==> flow/design.v <==
module decode(
	clk		,
	rst_n		,
	data_in	,
	data_out	
	);
	input clk;
	input rst_n;
	input [1:0] data_in;	 
	output reg data_out;
	wire [1:0] dis_00,dis_01,dis_10,dis_11;
	wire [31:0] add_1,add_2,add_3,add_4,add_5,add_6,add_7,add_8;
	reg [9:0]	path_s0,path_s1,path_s2,path_s3;   
	reg [31:0]	dis_s0,dis_s1,dis_s2,dis_s3;
	reg [19:0]count_clear;
	assign dis_00=data_in[1]+data_in[0];
	assign dis_01=data_in[1]+(data_in[0]^1'b1);
	assign dis_10=(data_in[1]^1'b1)+data_in[0];
	assign dis_11=(data_in[1]^1'b1)+(data_in[0]^1'b1);
	always @(posedge clk or negedge rst_n)
		if (rst_n==1'b0)
			count_clear<=20'b0;
		else if (count_clear>=20'd50000)
			count_clear<=20'b0;
		else
			count_clear<=count_clear+1'b1;
	assign add_1=dis_00+dis_s0;  
	assign add_2=dis_11+dis_s2;
	always @(posedge clk or negedge rst_n)
	begin
		if (rst_n==1'b0) 
			begin
				path_s0=10'b0;
				dis_s0=32'b0;
			end
		else if (count_clear==20'd50000)
			begin
				path_s0=10'b0;
				dis_s0=32'b0;
			end
		else if (add_1<=add_2)
			begin
				path_s0<={path_s0[8:0],1'b0};
				dis_s0<=add_1;
			end
		else 
			begin
				path_s0<={path_s2[8:0],1'b0};
				dis_s0<=add_2;
			end
	end
	assign add_3=dis_11+dis_s0;
	assign add_4=dis_00+dis_s2;
	always @(posedge clk or negedge rst_n)
	begin
		if (rst_n==1'b0) 
			begin
				path_s1=10'b0;
				dis_s1=32'b0;
			end
		else if (count_clear==20'd50000)
			begin
				path_s1=10'b0;
				dis_s1=32'b0;
			end
		else if (add_3<=add_4)
			begin
				path_s1<={path_s0[8:0],1'b1};
				dis_s1<=add_3;
			end
		else 
			begin
				path_s1<={path_s2[8:0],1'b1};
				dis_s1<=add_4;
			end
	end
	assign add_5=dis_01+dis_s1;
	assign add_6=dis_10+dis_s3;
	always @(posedge clk or negedge rst_n)
	begin
		if (rst_n==1'b0)
			begin
				path_s2=10'b0;
				dis_s2=32'b0;
			end
		else if (count_clear==20'd50000)
			begin
				path_s2=10'b0;
				dis_s2=32'b0;
			end
		else if (add_5<=add_6)
			begin
				path_s2<={path_s1[8:0],1'b0};
				dis_s2<=add_5;
			end
		else 
			begin
				path_s2<={path_s3[8:0],1'b0};
				dis_s2<=add_6;
			end
	end
	assign add_7=dis_10+dis_s1;
	assign add_8=dis_01+dis_s3;
	always @(posedge clk or negedge rst_n)
	begin
		if (rst_n==1'b0)
			begin
				path_s3=10'b0;
				dis_s3=32'b0;
			end
		else if (count_clear==20'd50000)
			begin
				path_s3=10'b0;
				dis_s3=32'b0;
			end
		else if (add_7<add_8)
			begin
				path_s3<={path_s1[8:0],1'b1};
				dis_s3<=add_7;
			end
		else 
			begin
				path_s3<={path_s3[8:0],1'b1};
				dis_s3<=add_8;
			end
	end
	always @(*)
	begin
		if ((dis_s0<=dis_s1)&&(dis_s0<=dis_s2)&&(dis_s0<=dis_s3))
			data_out<=path_s0[9];
		else if ((dis_s1<=dis_s0)&&(dis_s1<=dis_s2)&&(dis_s1<=dis_s3))
			data_out<=path_s1[9];
		else if ((dis_s2<=dis_s0)&&(dis_s2<=dis_s1)&&(dis_s2<=dis_s3))
			data_out<=path_s2[9];
		else  data_out<=path_s3[9];
	end
endmodule
# [From RTL to reports: decode]
# Tool output for the design above before and after an edit, in the order of the flow.
# Lines under "orig" count in the file above, lines under "edited" in the edited file.
# "delta": "edited" minus "orig" as printed here.
# Library cell names are shortened.
# A cell with n/a has no value.
[setup] top_module="decode" clk_port="clk" library="sky130hd" lib_corner="tt_025C_1v80"

# [Diff]
# Unified diff, file above to edited file.
# The edit is scripted: it alters the design's behaviour and was not made to optimise anything.
# begin of diff
@@ -127,5 +127,5 @@
 	always @(*)
 	begin
-		if ((dis_s0<=dis_s1)&&(dis_s0<=dis_s2)&&(dis_s0<=dis_s3))
+		if ((dis_s0==dis_s1)&&(dis_s0<=dis_s2)&&(dis_s0<=dis_s3))
 			data_out<=path_s0[9];
 		else if ((dis_s1<=dis_s0)&&(dis_s1<=dis_s2)&&(dis_s1<=dis_s3))
# end of diff

# [After elaboration]
# Yosys after proc, flatten, opt, wreduce and memory -nomap, before mapping. Enables and synchronous resets that opt folds into registers are not counted as muxes. Memory bits, and registers merged into a memory's read port (data or address), are not among the register bits. Print and check cells are not counted. Equal cells are merged and count once.
[classes] element="addsub" orig=13 edited=13 delta=0
[classes] element="n_mul" orig=0 edited=0 delta=0
[classes] element="n_div" orig=0 edited=0 delta=0
[classes] element="n_cmp" orig=14 edited=13 delta=-1
[classes] element="n_eq" orig=1 edited=2 delta=1
[classes] element="n_shift" orig=0 edited=0 delta=0
[classes] element="n_mux" orig=20 edited=20 delta=0
[classes] element="logic" orig=2 edited=2 delta=0
[classes] element="reduce_and_logical" orig=6 edited=6 delta=0
[op_table] op="32-bit less-or-equal comparator" orig=12 edited=11 delta=-1
[op_table] op="32-bit == test" orig=0 edited=1 delta=1
# Operator kinds equal on both sides are left out: 12.
[word_totals] element="register_bits" orig=188 edited=188 delta=0
[word_totals] element="latchBits" orig=0 edited=0 delta=0
[word_totals] element="ram_bits" orig=0 edited=0 delta=0
[word_totals] element="romBits" orig=0 edited=0 delta=0
[word_totals] element="clocked_rd_ports_x_width" orig=0 edited=0 delta=0
[word_totals] element="n_memories" orig=0 edited=0 delta=0
[word_totals] element="out_inout_bits" orig=1 edited=1 delta=0
[word_totals] element="wordCells" orig=65 edited=65 delta=0

# [Longest topological paths]
# Depth = most cells in a row (Yosys ltp): at word level without a register or memory, in the mapped netlist without a sequential cell, where the memories' decode and read muxes count.
[logic_depth] element="ltp_word" orig=6 edited=6 delta=0
[logic_depth] element="ABC_AREA" orig="0" edited="0"
[logic_depth] element="mapped_depth" orig=23 edited=24 delta=1

# [After synthesis]
# Source: synth_stat.txt of the flow (Yosys; design flattened, memories mapped). It holds for the ABC_AREA given above (unset counts as 0); a run with the other value may have another netlist.
[mapped] element="stdcells" orig=2293 edited=2299 delta=6
[mapped] element="area_mm2" orig=0.0193961 edited=0.0196651 delta=0.0002690
[mapped] element="seq_area_mm2" orig=0.0045544 edited=0.0045544 delta=0.0000000
[mapped] element="ff_cells" orig=182 edited=182 delta=0
[mapped] element="buffers" orig=87 edited=89 delta=2
[types] type="nand2_1" orig=203 edited=245 delta=42
[types] type="a211oi_1" orig=119 edited=90 delta=-29
[types] type="nor3_1" orig=136 edited=111 delta=-25
[types] type="mux2i_1" orig=35 edited=60 delta=25
[types] type="a21oi_1" orig=124 edited=100 delta=-24
[types] type="nand4_1" orig=102 edited=79 delta=-23
[types] type="or2_2" orig=3 edited=20 delta=17
[types] type="nor2_1" orig=138 edited=123 delta=-15
[types] type="and3_1" orig=14 edited=28 delta=14
[types] type="xnor2_2" orig=2 edited=13 delta=11
[types] type="xnor2_1" orig=212 edited=202 delta=-10
[types] type="a221oi_1" orig=11 edited=5 delta=-6
[types] type="or2_0" orig=0 edited=6 delta=6
[types] type="clkbuf_1" orig=64 edited=69 delta=5
[types] type="a221o_1" orig=5 edited=10 delta=5
[types] type="a211oi_2" orig=4 edited=9 delta=5
[types] type="mux2_2" orig=0 edited=5 delta=5
[types] type="o21a_1" orig=8 edited=12 delta=4
# Cell types equal on both sides are left out: 17.
# The list need not be complete.

# [Path before layout]
# Path of least setup slack by OpenSTA after synthesis, without wires, with an ideal clock, recovery checks aside; 20% of the period is set as input and as output delay. Where synthesis merged equal registers, the netlist keeps one of their names.
[synth_path] element="kind" orig="input to register" edited="input to register"
[synth_path] element="startpoint" orig="input data_in[0]" edited="input data_in[0]"
[synth_path] element="endpoint" orig="register dis_s2[22]" edited="register dis_s3[29]"
[synth_path] element="tclk_ns" orig=6.0 edited=6.0 delta=0.0
[synth_path] element="arrival_time_ns" orig=5.434 edited=5.332 delta=-0.102
[synth_path] element="t_required_ns" orig=5.906 edited=5.906 delta=0.000
[synth_path] element="slack_ns" orig=0.472 edited=0.574 delta=0.102
[synth_path] element="path_delay_ns" orig=4.328 edited=4.226 delta=-0.102
[synth_path] element="stages" orig=20 edited=24 delta=4
[synth_path] element="n_path_buf" orig=2 edited=4 delta=2
[synth_path] element="period_less_setup_slack_ns" orig=5.528 edited=5.426 delta=-0.102
# "path_delay_ns" = arrival - input delay + setup time.
# "stages" counts driving pins, that of a launching flip-flop among them; a cell with two outputs on the path counts twice.
# "period_less_setup_slack_ns" is the clock period less the worst setup slack; recovery checks do not enter. This is arithmetic on one report: input and output delays are still those of the set period (20% each).
# Between the ends stands the longest chain of elaborated cells between them, by number of cells; it is not shown to be the way that was timed. Of several equally long chains one is given.
# Each line given opens the expression or statement behind the cell; cells for indexed reads and writes are added by Yosys, which also makes memories of some case tables.
# A register here has more assigning lines than the two given.
[synth_between_orig] path_cell_list="inv_1 ha_1 inv_1 ha_1 ha_1 a21oi_1 or2_2 clkbuf_1 nor4b_1 nand4_1 xnor2_1 ha_1 nand4_1 nor4_1 nand3_1 nand2_1 o21a_1 nand2_1 clkbuf_1 a211oi_1" elab_chain_cells=6 cells_between=8 cone_lines=6 classes_between="add/sub (4); compare (1); mux (2); logic (1)"
[synth_lines_orig] element="from (decl)" line=9 source="input [1:0] data_in;"
[synth_lines_orig] element="1-bit inverter"
[synth_lines_orig] element="1-bit by 1-bit adder with 2-bit output" line=17 source="assign dis_01=data_in[1]+(data_in[0]^1'b1);"
[synth_lines_orig] element="2-bit by 32-bit adder with 32-bit output" line=77 source="assign add_5=dis_01+dis_s1;"
[synth_lines_orig] element="32-bit less-or-equal comparator" line=91 source="else if (add_5<=add_6)"
[synth_lines_orig] element="32-bit two-way mux" line=91
[synth_lines_orig] element="32-bit two-way mux" line=86 source="else if (count_clear==20'd50000)"
[synth_lines_orig] element="to (assign)" line=94 source="dis_s2<=add_5;"
[synth_lines_orig] element="to (assign)" line=99 source="dis_s2<=add_6;"
[synth_lines_orig] element="to (decl)" line=14 source="reg [31:0] dis_s0,dis_s1,dis_s2,dis_s3;"
[synth_between_edited] path_cell_list="inv_1 ha_1 inv_1 ha_1 ha_1 a21oi_1 nor3_1 and3_1 clkbuf_1 nor2b_1 clkbuf_1 nand2_1 xnor2_1 ha_1 a21o_1 a21o_1 a21o_1 a21o_1 a21oi_1 o211ai_1 or3_1 clkbuf_1 buf_2 a211oi_1" elab_chain_cells=6 cells_between=8 cone_lines=6 classes_between="add/sub (4); compare (1); mux (2); logic (1)"
[synth_lines_edited] element="from (decl)" line=9 source="input [1:0] data_in;"
[synth_lines_edited] element="1-bit inverter"
[synth_lines_edited] element="1-bit by 1-bit adder with 2-bit output" line=17 source="assign dis_01=data_in[1]+(data_in[0]^1'b1);"
[synth_lines_edited] element="2-bit by 32-bit adder with 32-bit output" line=103 source="assign add_8=dis_01+dis_s3;"
[synth_lines_edited] element="32-bit < comparator" line=116 source="else if (add_7<add_8)"
[synth_lines_edited] element="32-bit two-way mux" line=116
[synth_lines_edited] element="32-bit two-way mux" line=111 source="else if (count_clear==20'd50000)"
[synth_lines_edited] element="to (assign)" line=119 source="dis_s3<=add_7;"
[synth_lines_edited] element="to (assign)" line=124 source="dis_s3<=add_8;"
[synth_lines_edited] element="to (decl)" line=14 source="reg [31:0] dis_s0,dis_s1,dis_s2,dis_s3;"

# [Timing after layout]
# Path of least setup slack in the final report of each run of pair 1 (OpenROAD, finished layout, wires in). Where an end is a register, its clock arrival counts in the times.
[layout_path] element="kind" orig="input to register" edited="register to output"
[layout_path] element="startpoint" orig="input data_in[0]" edited="register dis_s0[16]"
[layout_path] element="endpoint" orig="register dis_s1[13]" edited="output data_out"
[layout_path] element="tclk_ns" orig=5.89 edited=5.89 delta=0.00
[layout_path] element="output_delay_ns" edited=1.18
[layout_path] element="arrival_time_ns" orig=6.07 edited=4.49 delta=-1.58
[layout_path] element="t_required_ns" orig=6.28 edited=4.71 delta=-1.57
[layout_path] element="slack_ns" orig=0.21 edited=0.22 delta=0.01
[layout_path] element="stages" orig=22 edited=12 delta=-10
[layout_path] element="n_path_buf" orig=4 edited=1 delta=-3
# Between the ends stands the longest chain of elaborated cells between them, by number of cells; it is not shown to be the way that was timed. Of several equally long chains one is given.
# A register here has more assigning lines than the two given.
[layout_between_orig] path_cell_list="clkdlybuf4s50_1 inv_1 buf_4 ha_1 xor2_1 ha_1 a21oi_1 or3_1 or2_1 nor2_1 xnor2_1 ha_1 nand4_1 nor4_2 buf_4 nand3_1 inv_1 or3_1 o22a_1 nand2_1 buf_4 a211oi_1" elab_chain_cells=6 cells_between=8 cone_lines=6 classes_between="add/sub (4); compare (1); mux (2); logic (1)"
[layout_lines_orig] element="from (decl)" line=9 source="input [1:0] data_in;"
[layout_lines_orig] element="1-bit inverter"
[layout_lines_orig] element="1-bit by 1-bit adder with 2-bit output" line=19 source="assign dis_11=(data_in[1]^1'b1)+(data_in[0]^1'b1);"
[layout_lines_orig] element="2-bit by 32-bit adder with 32-bit output" line=52 source="assign add_3=dis_11+dis_s0;"
[layout_lines_orig] element="32-bit less-or-equal comparator" line=66 source="else if (add_3<=add_4)"
[layout_lines_orig] element="32-bit two-way mux" line=66
[layout_lines_orig] element="32-bit two-way mux" line=61 source="else if (count_clear==20'd50000)"
[layout_lines_orig] element="to (assign)" line=69 source="dis_s1<=add_3;"
[layout_lines_orig] element="to (assign)" line=74 source="dis_s1<=add_4;"
[layout_lines_orig] element="to (decl)" line=14 source="reg [31:0] dis_s0,dis_s1,dis_s2,dis_s3;"
[layout_between_edited] path_cell_list="dfrtp_1 inv_1 ha_1 a21oi_1 o21ai_0 a221o_1 a211oi_1 a21oi_1 a211oi_1 a2111oi_0 nor3_1 clkdlybuf4s50_1" elab_chain_cells=6 cells_between=14 cone_lines=3 classes_between="compare (4); eq/ne (1); mux (3); reduce/logical (6)"
[layout_lines_edited] element="from (decl)" line=14 source="reg [31:0] dis_s0,dis_s1,dis_s2,dis_s3;"
[layout_lines_edited] element="from (assign)" line=44 source="dis_s0<=add_1;"
[layout_lines_edited] element="from (assign)" line=49 source="dis_s0<=add_2;"
[layout_lines_edited] element="32-bit less-or-equal comparator" line=133 source="else if ((dis_s2<=dis_s0)&&(dis_s2<=dis_s1)&&(dis_s2<=dis_s3))"
[layout_lines_edited] element="1-bit logical AND x2" line=133
[layout_lines_edited] element="1-bit two-way mux" line=133
[layout_lines_edited] element="1-bit two-way mux" line=131 source="else if ((dis_s1<=dis_s0)&&(dis_s1<=dis_s2)&&(dis_s1<=dis_s3))"
[layout_lines_edited] element="1-bit two-way mux" line=129 source="if ((dis_s0==dis_s1)&&(dis_s0<=dis_s2)&&(dis_s0<=dis_s3))"
[layout_lines_edited] element="to (decl)" line=10 source="output reg data_out;"

# [Layout results]
# Runs of the flow (Yosys, OpenROAD) on both versions; the two runs of a pair have the same settings. The constraints put input and output delay at 20% of the set period each and load the outputs with 0.01 pF.
[settings_pair_1] CORE_UTILIZATION=40 PLACE_DENSITY=0.6 period_ns=5.89 CAP_MARGIN=20 CORE_MARGIN=2 SLEW_MARGIN=20
[measured_pair_1] element="synthesis_area_mm2" orig=0.0193961 edited=0.0196651 delta=0.0002690
[measured_pair_1] element="die_area_mm2" orig=0.0502679 edited=0.0509518 delta=0.0006839
[measured_pair_1] element="final_cell_area_mm2" orig=0.0224403 edited=0.022394 delta=-0.0000463
[measured_pair_1] element="post_route_util_pct" orig=46.9 edited=45.9 delta=-1.0
[measured_pair_1] element="ws_setup_ns" orig=0.214 edited=0.225 delta=0.011
[measured_pair_1] element="setupTns_ns" orig=0.000 edited=0.000 delta=0.000
[measured_pair_1] element="holdWs_ns" orig=0.457 edited=0.466 delta=0.009
[measured_pair_1] element="period_reached_ns" orig=5.676 edited=5.665 delta=-0.011
[settings_pair_2] CAP_MARGIN=20 CELL_PAD_IN_SITES_GLOBAL_PLACEMENT=0 CORE_UTILIZATION=26 CTS_CLUSTER_DIAMETER=122 GPL_TIMING_DRIVEN=1 MIN_ROUTING_LAYER="met1" SLEW_MARGIN=15 TNS_END_PERCENT=100 period_ns=4.64 CORE_MARGIN=2
[measured_pair_2] element="synthesis_area_mm2" orig=0.0193961 edited=0.0196651 delta=0.0002690
[measured_pair_2] element="die_area_mm2" orig=0.076801 edited=0.0778522 delta=0.0010512
[measured_pair_2] element="final_cell_area_mm2" orig=0.027121 edited=0.0272636 delta=0.0001426
[measured_pair_2] element="post_route_util_pct" orig=36.6 edited=36.5 delta=-0.1
[measured_pair_2] element="ws_setup_ns" orig=-0.036 edited=0.091 delta=0.127
[measured_pair_2] element="setupTns_ns" orig=-0.058 edited=0.000 delta=0.058
[measured_pair_2] element="holdWs_ns" orig=0.453 edited=0.464 delta=0.011
[measured_pair_2] element="period_reached_ns" orig=4.676 edited=4.549 delta=-0.127
# By "period_reached_ns" is meant the clock period of the run minus its worst setup slack. This is arithmetic on one report: input and output delays are still those of the set period (20% each).
